==> flow/design.v <==
module float_adder(
    input   clk,
    input   rst,
    input   [31:0]  x,
    input   [31:0]  y,
    output  reg [31:0]  z,
    output  reg [1:0]   overflow, 
    output  reg done
);
    reg [24:0]  m_x, m_y, m_z;
    reg [7:0]   exp_x, exp_y, exp_z;
    reg [2:0]   state_now;
    reg sign_z;
    reg [31:0]  x_q, y_q;
    reg [24:0] out_x,out_y,mid_y,mid_x;
    reg [7:0] move_tot;
    reg [2:0] bigger;
    parameter start = 3'b000, zerocheck = 3'b001, equalcheck = 3'b010, addm = 3'b011, normal = 3'b100, over = 3'b110;
    always @(posedge clk) begin
        if(!rst)begin
            state_now <= start;
            done <= 1'b0;
        end
        else begin
        done <= 1'b0;
        case(state_now)
            start:
                begin
                    x_q <= x;
                    y_q <= y;
                    bigger <= 2'b00;
                    exp_x <= x[30:23];
                    exp_y <= y[30:23];
                    m_x <= {1'b0, 1'b1, x[22:0]};
                    m_y <= {1'b0, 1'b1, y[22:0]};
                    out_x <= 25'b0;
                    out_y <= 25'b0;
                    move_tot <= 8'b0;
                    mid_y<={24'b0,1'b1};
                    mid_x<={24'b0,1'b1};
                    if((x[30:23] == 8'd255 && x[22:0] != 0) || (y[30:23] == 8'd255 && y[22:0] != 0)) 
                        begin
                            overflow <= 2'b11;
                            state_now <= over;
                            sign_z <= 1'b1;
                            exp_z <= 8'b11111111;
                            m_z <= 23'b11111111111111111111111;
                        end
                    else if((x[30:23] == 8'd255 && x[22:0] == 0) || (y[30:23] == 8'd255 && y[22:0] == 0)) 
                        begin
                            overflow <= 2'b11;
                            state_now <= over;
                            sign_z <= 1'b0;
                            exp_z <= 8'b11111111;
                            m_z <= 23'b0;
                        end
                    else
                        begin
                            overflow <= 2'b00;
                            state_now <= zerocheck;
                        end
                end
            zerocheck:
                begin
                    if(m_x[22:0] == 23'b0 && exp_x == 8'b0)
                        begin
                            sign_z <= y_q[31];
                            exp_z <= exp_y;
                            m_z <= m_y;
                            state_now <= over;
                        end
                    else if(m_y[22:0] == 23'b0 && exp_y == 8'b0)
                        begin
                            sign_z <= x_q[31];
                            exp_z <= exp_x;
                            m_z <= m_x;
                            state_now <= over;
                        end
                    else
                        begin
                            state_now <= equalcheck;
                        end
                    if(m_x[22:0] != 23'b0 && exp_x == 8'b0)
                        begin
                            m_x <= {1'b0, 1'b0, x_q[22:0]};
                        end
                    if(m_y[22:0] != 23'b0 && exp_y == 8'b0)
                        begin
                            m_y <= {1'b0, 1'b0, y_q[22:0]};
                        end
                end
            equalcheck:
                begin
                    if(exp_x == exp_y)
                        begin
                            if(bigger == 2'b0)
                                begin
                                    state_now <= addm; 
                                end
                            else if(bigger == 2'b10)
                                begin
                                    if(out_y > mid_y)
                                        begin
                                            m_y <= m_y + 1'b1;
                                        end 
                                    else if(out_y < mid_y)
                                        begin
                                            m_y <= m_y;
                                        end
                                    else if(out_y == m_y)
                                        begin
                                            if(m_y[0] == 1)
                                                begin
                                                    m_y <= m_y + 1'b1;
                                                end
                                            else
                                                begin
                                                    m_y <= m_y;
                                                end
                                        end
                                    state_now <= addm;
                                end
                            else if(bigger == 2'b01)
                                begin
                                    if(out_x > mid_x)
                                        begin
                                            m_x <= m_x + 1'b1;
                                        end 
                                    else if(out_x < mid_x)
                                        begin
                                            m_x <= m_x;
                                        end
                                    else if(out_x == m_x)
                                        begin
                                            if(m_x[0] == 1)
                                                begin
                                                    m_x <= m_x + 1'b1;
                                                end
                                            else
                                                begin
                                                    m_x <= m_x;
                                                end
                                        end
                                    state_now <= addm;
                                end
                        end
                    else
                        begin
                            if(exp_x > exp_y)
                                begin
                                    bigger <= 2'b01;
                                    exp_y <= exp_y + 1'b1;
                                    m_y[23:0] <= {1'b0, m_y[23:1]};
                                    out_y[move_tot] <= m_y[0];
                                    mid_y <= {mid_y[23:0], mid_y[24]};
                                    move_tot <= move_tot + 1'b1;
                                    if(m_y == 24'b0) 
                                        begin
                                            sign_z <= x_q[31];
                                            exp_z <= exp_x;
                                            m_z <= m_x;
                                            state_now <= over;
                                        end
                                    else
                                        begin
                                            state_now <= equalcheck;
                                        end
                                end 
                            else
                                begin
                                    bigger <= 2'b10;
                                    exp_x <= exp_x + 1'b1;
                                    m_x[23:0] <= {1'b0, m_x[23:1]};
                                    out_x[move_tot] <= m_x[0];
                                    mid_x <= {mid_x[23:0], mid_x[24]};
                                    move_tot <= move_tot + 1'b1;
                                    if(m_x == 24'b0) 
                                        begin
                                            sign_z <= y_q[31];
                                            exp_z <= exp_y;
                                            m_z <= m_y;
                                            state_now <= over;
                                        end
                                    else
                                        begin
                                            state_now <= equalcheck;
                                        end
                                end
                        end
                end
            addm:
                begin
                    if(x_q[31] ^ y_q[31] == 1'b0)
                        begin
                            exp_z <= exp_x;
                            sign_z <= x_q[31];
                            m_z <= m_x + m_y;
                            state_now <= normal;
                        end 
                    else
                        begin
                            if(m_x > m_y)
                                begin
                                    exp_z <= exp_x;
                                    sign_z <= x_q[31];
                                    m_z <= m_x - m_y;
                                    state_now <= normal;
                                end
                            else if(m_x < m_y)
                                begin
                                    exp_z <= exp_y;
                                    sign_z <= y_q[31];
                                    m_z <= m_y - m_x;
                                    state_now <= normal;
                                end
                            else
                                begin
                                    sign_z <= 1'b0;
                                    exp_z <= 8'b0;
                                    m_z <= 23'b0;
                                    state_now <= over;
                                end
                        end
                end
            normal:
                begin
                    if(m_z[24] == 1'b1)
                        begin
                            if(m_z[0] == 1)
                                begin
                                    m_z <= m_z + 1'b1;
                                    m_z[0] <= 0;
                                    state_now <= normal;
                                end
                            else
                                begin
                                     m_z <= {1'b0, m_z[24:1]};
                                    exp_z <= exp_z + 1'b1;
                                    state_now <= over;
                                end
                        end 
                    else
                        begin
                            if(m_z[23] == 1'b0 && exp_z >= 1)
                                begin
                                    m_z <= {m_z[23:0], 1'b0};
                                    exp_z <= exp_z - 1'b1;
                                    state_now <= normal;
                                end 
                            else
                                begin
                                    state_now <= over;
                                end
                        end
                end
            over:
                begin
                    z <= {sign_z, exp_z[7:0], m_z[22:0]};
                    done <= 1'b1;
                    if(overflow)
                        begin
                            overflow <= overflow;
                            state_now <= start;
                        end
                    else if(exp_z == 8'd255)
                        begin
                            overflow <= 2'b01;
                            state_now <= start;
                        end
                    else if(exp_z == 8'd0 && m_z[22:0] != 23'b0)
                        begin
                            overflow <= 2'b10;
                            state_now <= start;
                        end
                    else
                        begin
                            overflow <= 2'b0;
                            state_now <= start;
                        end
                end
            default:
                begin
                    state_now <= start;
                end
        endcase    
        end
    end
endmodule
Tool chain data of float_adder
Tool output for the design above, in the order of the flow. Line numbers count from 1 in the design file above. Library cell names are shortened. Not given: n/a

Top: float_adder. Clock port: clk. Library: sky130hd. Library corner: tt_025C_1v80.

Word-level counts
Source: Yosys, flattened and elaborated, memories not mapped. Widths are those after wreduce. Registers that Yosys merges into a memory's read port (data or address) are not register bits. Print and check cells do not count. Equal cells are merged and count once.

For flip-flop bits (word level) the number is 313. The figure for latch bits is 0. For RAM bits the number is 0. For bits in read-only memories the number is 0. The figure for clocked read ports x word width is 0. The figure for memories is 0. For bits of input ports the number is 66. The figure for output and inout bits is 35. Under cells after elaboration stands 297.

The entry for $add $sub $neg reads 12. The figure for $mul is 0. The figure for divide/modulo/power cells is 0. Magnitude comparators: 8. Under eq/ne operators stands 49. For shift-type cells the number is 3. The figure for mux-type cells is 143. The entry for bitwise gates (word level) reads 8. Under reductions and logical operators stands 50.

Operator list (number): 24-bit 2-to-1 mux (33); 25-bit case mux with 2-bit select (4); 25-bit 2-to-1 mux (8); 8-bit 2-to-1 mux (19); 24-bit case mux with 3-bit select (2); 24-bit case mux with 5-bit select (1); 23-bit nonzero test (5); 23-bit logical NOT (4); 25-bit by 1-bit adder with 25-bit output with constant B (3); 25-bit > comparator (3); 25-bit < comparator (3); 3-bit inequality test with constant B (18); 1-bit by 9-bit variable shift with 25-bit output (2); 25-bit subtractor (2); 25-bit equality test (2); 25-bit bitwise AND (2); 25-bit OR (2); 25-bit logical NOT (2); 8-bit case mux with 2-bit select (3); 1-bit 2-to-1 mux (41); 8-bit case mux with 5-bit select (1); 9-bit AND reduction (4); 3-bit 2-to-1 mux (12); 8-bit by 1-bit adder with 8-bit output with constant B (4); 1-bit by 9-bit variable shift with 25-bit output with constant A (1); 25-bit adder (1); 25-bit inverter (1); 4-bit inequality test with constant B (6).

Other operator kinds: 34; their cells: 84.

Depth
Yosys ltp: most cells in a row. Word level: on the elaborated netlist, between registers, memories and ports. Mapped: between sequential cells and ports; inverters and the memories' decode and read muxes count.

Under depth in word-level cells stands 10. The entry for ABC_AREA reads 0. Gate-level depth with buffers: 14. The figure for depth with buffers taken out is 13.

Synthesis result
Yosys stat after the flow's synthesis: flattened, memories mapped to cells. It holds for the ABC_AREA given above (unset counts as 0); a run with the other value may have another netlist.

Cell types: edfxtp_1 (number 290, area in all 8.71E+03 um^2); ha_1 (number 147, area in all 1.84E+03 um^2); xnor2_1 (number 129, area in all 1.13E+03 um^2); nor2_1 (number 261, area in all 979.69 um^2); a21oi_1 (number 166, area in all 830.797 um^2); inv_1 (number 148, area in all 555.533 um^2); o21ai_0 (number 107, area in all 535.514 um^2); nand2_1 (number 136, area in all 510.49 um^2); clkbuf_1 (number 131, area in all 491.722 um^2); nand3_1 (number 81, area in all 405.389 um^2); xor2_1 (number 44, area in all 385.37 um^2); a221oi_1 (number 42, area in all 367.853 um^2); mux2i_1 (number 33, area in all 330.317 um^2); nand4_1 (number 52, area in all 325.312 um^2); a21o_1 (number 39, area in all 292.781 um^2); nor3_1 (number 53, area in all 265.254 um^2); nor4_1 (number 42, area in all 262.752 um^2); a221o_1 (number 23, area in all 230.221 um^2).

Not listed: further types 60, cells in them 404.

For cell count the number is 2328. For mapped area the number is 21670.8 um^2. Sequential area: 8908.5 um^2. Flip-flop cells: 300. Under buffers stands 145.

Worst setup path after synthesis
OpenSTA on the mapped netlist: ideal clock, no wires. The path of least setup slack (recovery checks aside). Input and output delay are each 20% of the period. Register names are those of the netlist, which keeps one name where synthesis merged equal registers.

Path kind: register to register. Start point: register exp_x[5]. End point: register exp_y[0]. The entry for clock period reads 5000 ps. The entry for setup time reads 563 ps. For launch time at the first pin the number is 0 ps. The figure for arrival is 5717 ps. Data required time: 4437 ps. Under setup slack stands -1280 ps. For path delay the number is 6280 ps. The entry for stages on the path reads 7. The entry for path buffers reads 0. Synthesis period reached: 6280 ps.

"path delay" is the arrival time less input delay plus setup time. "stages on the path": output pins that drive a net of the path, with the launching flip-flop's if there is one; two outputs of one cell count as two. "synthesis period reached" is the clock period less the worst setup slack; recovery checks do not enter. This is arithmetic on one report: input and output delays are still those of the set period (20% each). The rows between start and end are the longest chain of elaborated cells between them; the timing report does not say that the signal goes this way. Where chains are equally long, one stands for them. Each line given opens the expression or statement behind the cell; cells for indexed reads and writes are added by Yosys, which also makes memories of some case tables. Only ways into the end's enable, where the timed path ends, are counted here.

Path through: edfxtp_1 > ha_1 > nand4_1 > nor2_1 > nor2_1 > nand2b_1 > a21boi_0. The entry for length of the longest elaborated chain reads 3. Under elaborated cells on any way between the ends stands 5. Under source lines of those cells stands 2. Those cells by class: 1 x compare; 3 x eq/ne; 1 x reduce/logical.

RTL lines, path after synthesis: start, declared (line 11) `reg [7:0]   exp_x, exp_y, exp_z;`; start, assigned (line 32) `exp_x <= x[30:23];`; start, assigned (line 172) `exp_x <= exp_x + 1'b1;`; 8-bit > comparator (line 149) `if(exp_x > exp_y)`; 2-bit inequality test; 4-bit AND reduction; end, assigned (line 33) `exp_y <= y[30:23];`; end, assigned (line 152) `exp_y <= exp_y + 1'b1;`; end, declared (line 11).

Path in the finished layout
Path of least setup slack in the final report of entry A (OpenROAD, finished layout, wires in). Where an end is a register, its clock arrival counts in the times. The report prints the path's times to 10 ps; the period is as set.

Path kind: register to register. Start point: register m_y[15]. End point: register m_z[22]. The entry for clock period reads 5000 ps. The entry for setup time reads 290 ps. For launch time at the first pin the number is 570 ps. The figure for arrival is 5050 ps. Data required time: 5270 ps. Under setup slack stands 220 ps. The entry for stages on the path reads 13. The entry for path buffers reads 1.

The rows between start and end are the longest chain of elaborated cells between them; the timing report does not say that the signal goes this way. Where chains are equally long, one stands for them. A register here has more assigning lines than the two given. The path ends at the data pin of a flip-flop with enable; ways to the enable are not counted.

Path through: edfxtp_1 > clkbuf_1 > inv_1 > ha_1 > a21oi_1 > o211ai_1 > a21oi_1 > nor3b_1 > a21boi_2 > o21ai_2 > nor2_1 > a221oi_1 > o221ai_1. The entry for length of the longest elaborated chain reads 5. Under elaborated cells on any way between the ends stands 17. Under source lines of those cells stands 12. Those cells by class: 3 x add/sub; 2 x compare; 9 x mux; 3 x reduce/logical.

RTL lines, path post-layout: start, declared (line 10) `reg [24:0]  m_x, m_y, m_z;`; start, assigned (line 35) `m_y <= {1'b0, 1'b1, y[22:0]};`; start, assigned (line 89) `m_y <= {1'b0, 1'b0, y_q[22:0]};`; 25-bit subtractor (line 213) `m_z <= m_y - m_x;`; 24-bit 2-to-1 mux (line 209) `else if(m_x < m_y)`; 24-bit 2-to-1 mux (line 202) `if(m_x > m_y)`; 24-bit 2-to-1 mux (line 193) `if(x_q[31] ^ y_q[31] == 1'b0)`; 24-bit case mux with 5-bit select (line 26) `case(state_now)`; end, assigned (line 69) `m_z <= m_y;`; end, assigned (line 76) `m_z <= m_x;`; end, declared (line 10).

Flow measurements of float_adder on sky130hd: 6 stored runs with different settings, listed in no order. Input and output delays are each 20% of the period that was set; the output load is 0.01 pF. "achieved clock period" = clock period - worst setup slack. The figure is calculated, with input and output delays left at 20% of the set period. "time used up by the worst setup path" is the time allowed to the run's worst setup path (the clock period less input and output delay, where it has them) less its slack. Clock arrival times count: a late capture clock shortens it, a late launch clock lengthens it. "overall power" is the tool's figure for a default switching activity; nothing was simulated. "time used up by the worst setup path" is known to 10 ps.

Entry A has these settings: CAP_MARGIN 35; CORE_ASPECT_RATIO 1.23; CORE_UTILIZATION 54; CTS_CLUSTER_DIAMETER 248; GPL_TIMING_DRIVEN 0; MAX_ROUTING_LAYER met4; PLACE_DENSITY_LB_ADDON 0.29; SETUP_SLACK_MARGIN 0.42; TNS_END_PERCENT 35; period_ns 5.0; CORE_MARGIN 2; SLEW_MARGIN 20. The chip area in the Yosys report comes to 21670.8 um^2. The die size stands at 41758.7 um^2. The standard-cell area after layout is 24758.7 um^2. The final utilization stands at 0.623. The worst setup slack after layout stands at 218 ps. The total negative setup slack reads 0 ps. The lowest hold slack is 435 ps. The overall power comes to 7500 µW. For the achieved clock period the run shows 4782 ps. The time used up by the worst setup path stands at 4780 ps. Worst path kind: register to register.

Entry B has these settings: CORE_UTILIZATION 40; period_ns 2.75; CAP_MARGIN 20; CORE_MARGIN 2; SLEW_MARGIN 20. The chip area in the Yosys report comes to 21670.8 um^2. The die size stands at 56055.3 um^2. The standard-cell area after layout is 32264.7 um^2. The final utilization stands at 0.601. The worst setup slack after layout stands at -647 ps. The total negative setup slack reads -45312 ps. The lowest hold slack is 459 ps. The overall power comes to 15699 µW. For the achieved clock period the run shows 3397 ps. The time used up by the worst setup path stands at 3400 ps. Worst path kind: register to register.

Entry C has these settings: ABC_AREA 1; CORE_ASPECT_RATIO 0.61; CORE_MARGIN 7; CTS_CLUSTER_DIAMETER 393; CTS_CLUSTER_SIZE 70; PLACE_DENSITY_LB_ADDON 0.26; SETUP_SLACK_MARGIN 0.13; period_ns 2.49; CAP_MARGIN 20; CORE_UTILIZATION 40; SLEW_MARGIN 20. The chip area in the Yosys report comes to 24467.2 um^2. The die size stands at 68502.2 um^2. The standard-cell area after layout is 36836.6 um^2. The final utilization stands at 0.612. The worst setup slack after layout stands at -281 ps. The total negative setup slack reads -21179 ps. The lowest hold slack is 495 ps. The overall power comes to 19445 µW. For the achieved clock period the run shows 2771 ps. The time used up by the worst setup path stands at 2770 ps. Worst path kind: register to register.

Entry D has these settings: CTS_CLUSTER_SIZE 13; SETUP_SLACK_MARGIN 0.13; period_ns 2.49; CAP_MARGIN 20; CORE_MARGIN 2; CORE_UTILIZATION 40; SLEW_MARGIN 20. The chip area in the Yosys report comes to 21670.8 um^2. The die size stands at 56055.3 um^2. The standard-cell area after layout is 34884.7 um^2. The final utilization stands at 0.65. The worst setup slack after layout stands at -880 ps. The total negative setup slack reads -108167 ps. The lowest hold slack is 450 ps. The overall power comes to 17973 µW. For the achieved clock period the run shows 3370 ps. The time used up by the worst setup path stands at 3370 ps. Worst path kind: register to register.

Entry E has these settings: CAP_MARGIN 35; CORE_MARGIN 4; CORE_UTILIZATION 16; GPL_TIMING_DRIVEN 1; TNS_END_PERCENT 25; period_ns 2.42; SLEW_MARGIN 20. The chip area in the Yosys report comes to 21670.8 um^2. The die size stands at 141395.0 um^2. The standard-cell area after layout is 34269.1 um^2. The final utilization stands at 0.256. The worst setup slack after layout stands at -924 ps. The total negative setup slack reads -97419 ps. The lowest hold slack is 480 ps. The overall power comes to 18418 µW. For the achieved clock period the run shows 3344 ps. The time used up by the worst setup path stands at 3340 ps. Worst path kind: register to register.

Entry F has these settings: CORE_UTILIZATION 40; SETUP_SLACK_MARGIN 1.15; period_ns 4.33; CAP_MARGIN 20; CORE_MARGIN 2; SLEW_MARGIN 20. The chip area in the Yosys report comes to 21670.8 um^2. The die size stands at 56055.3 um^2. The standard-cell area after layout is 27859.2 um^2. The final utilization stands at 0.519. The worst setup slack after layout stands at 951 ps. The total negative setup slack reads 0 ps. The lowest hold slack is 502 ps. The overall power comes to 9352 µW. For the achieved clock period the run shows 3379 ps. The time used up by the worst setup path stands at 3380 ps. Worst path kind: register to register.
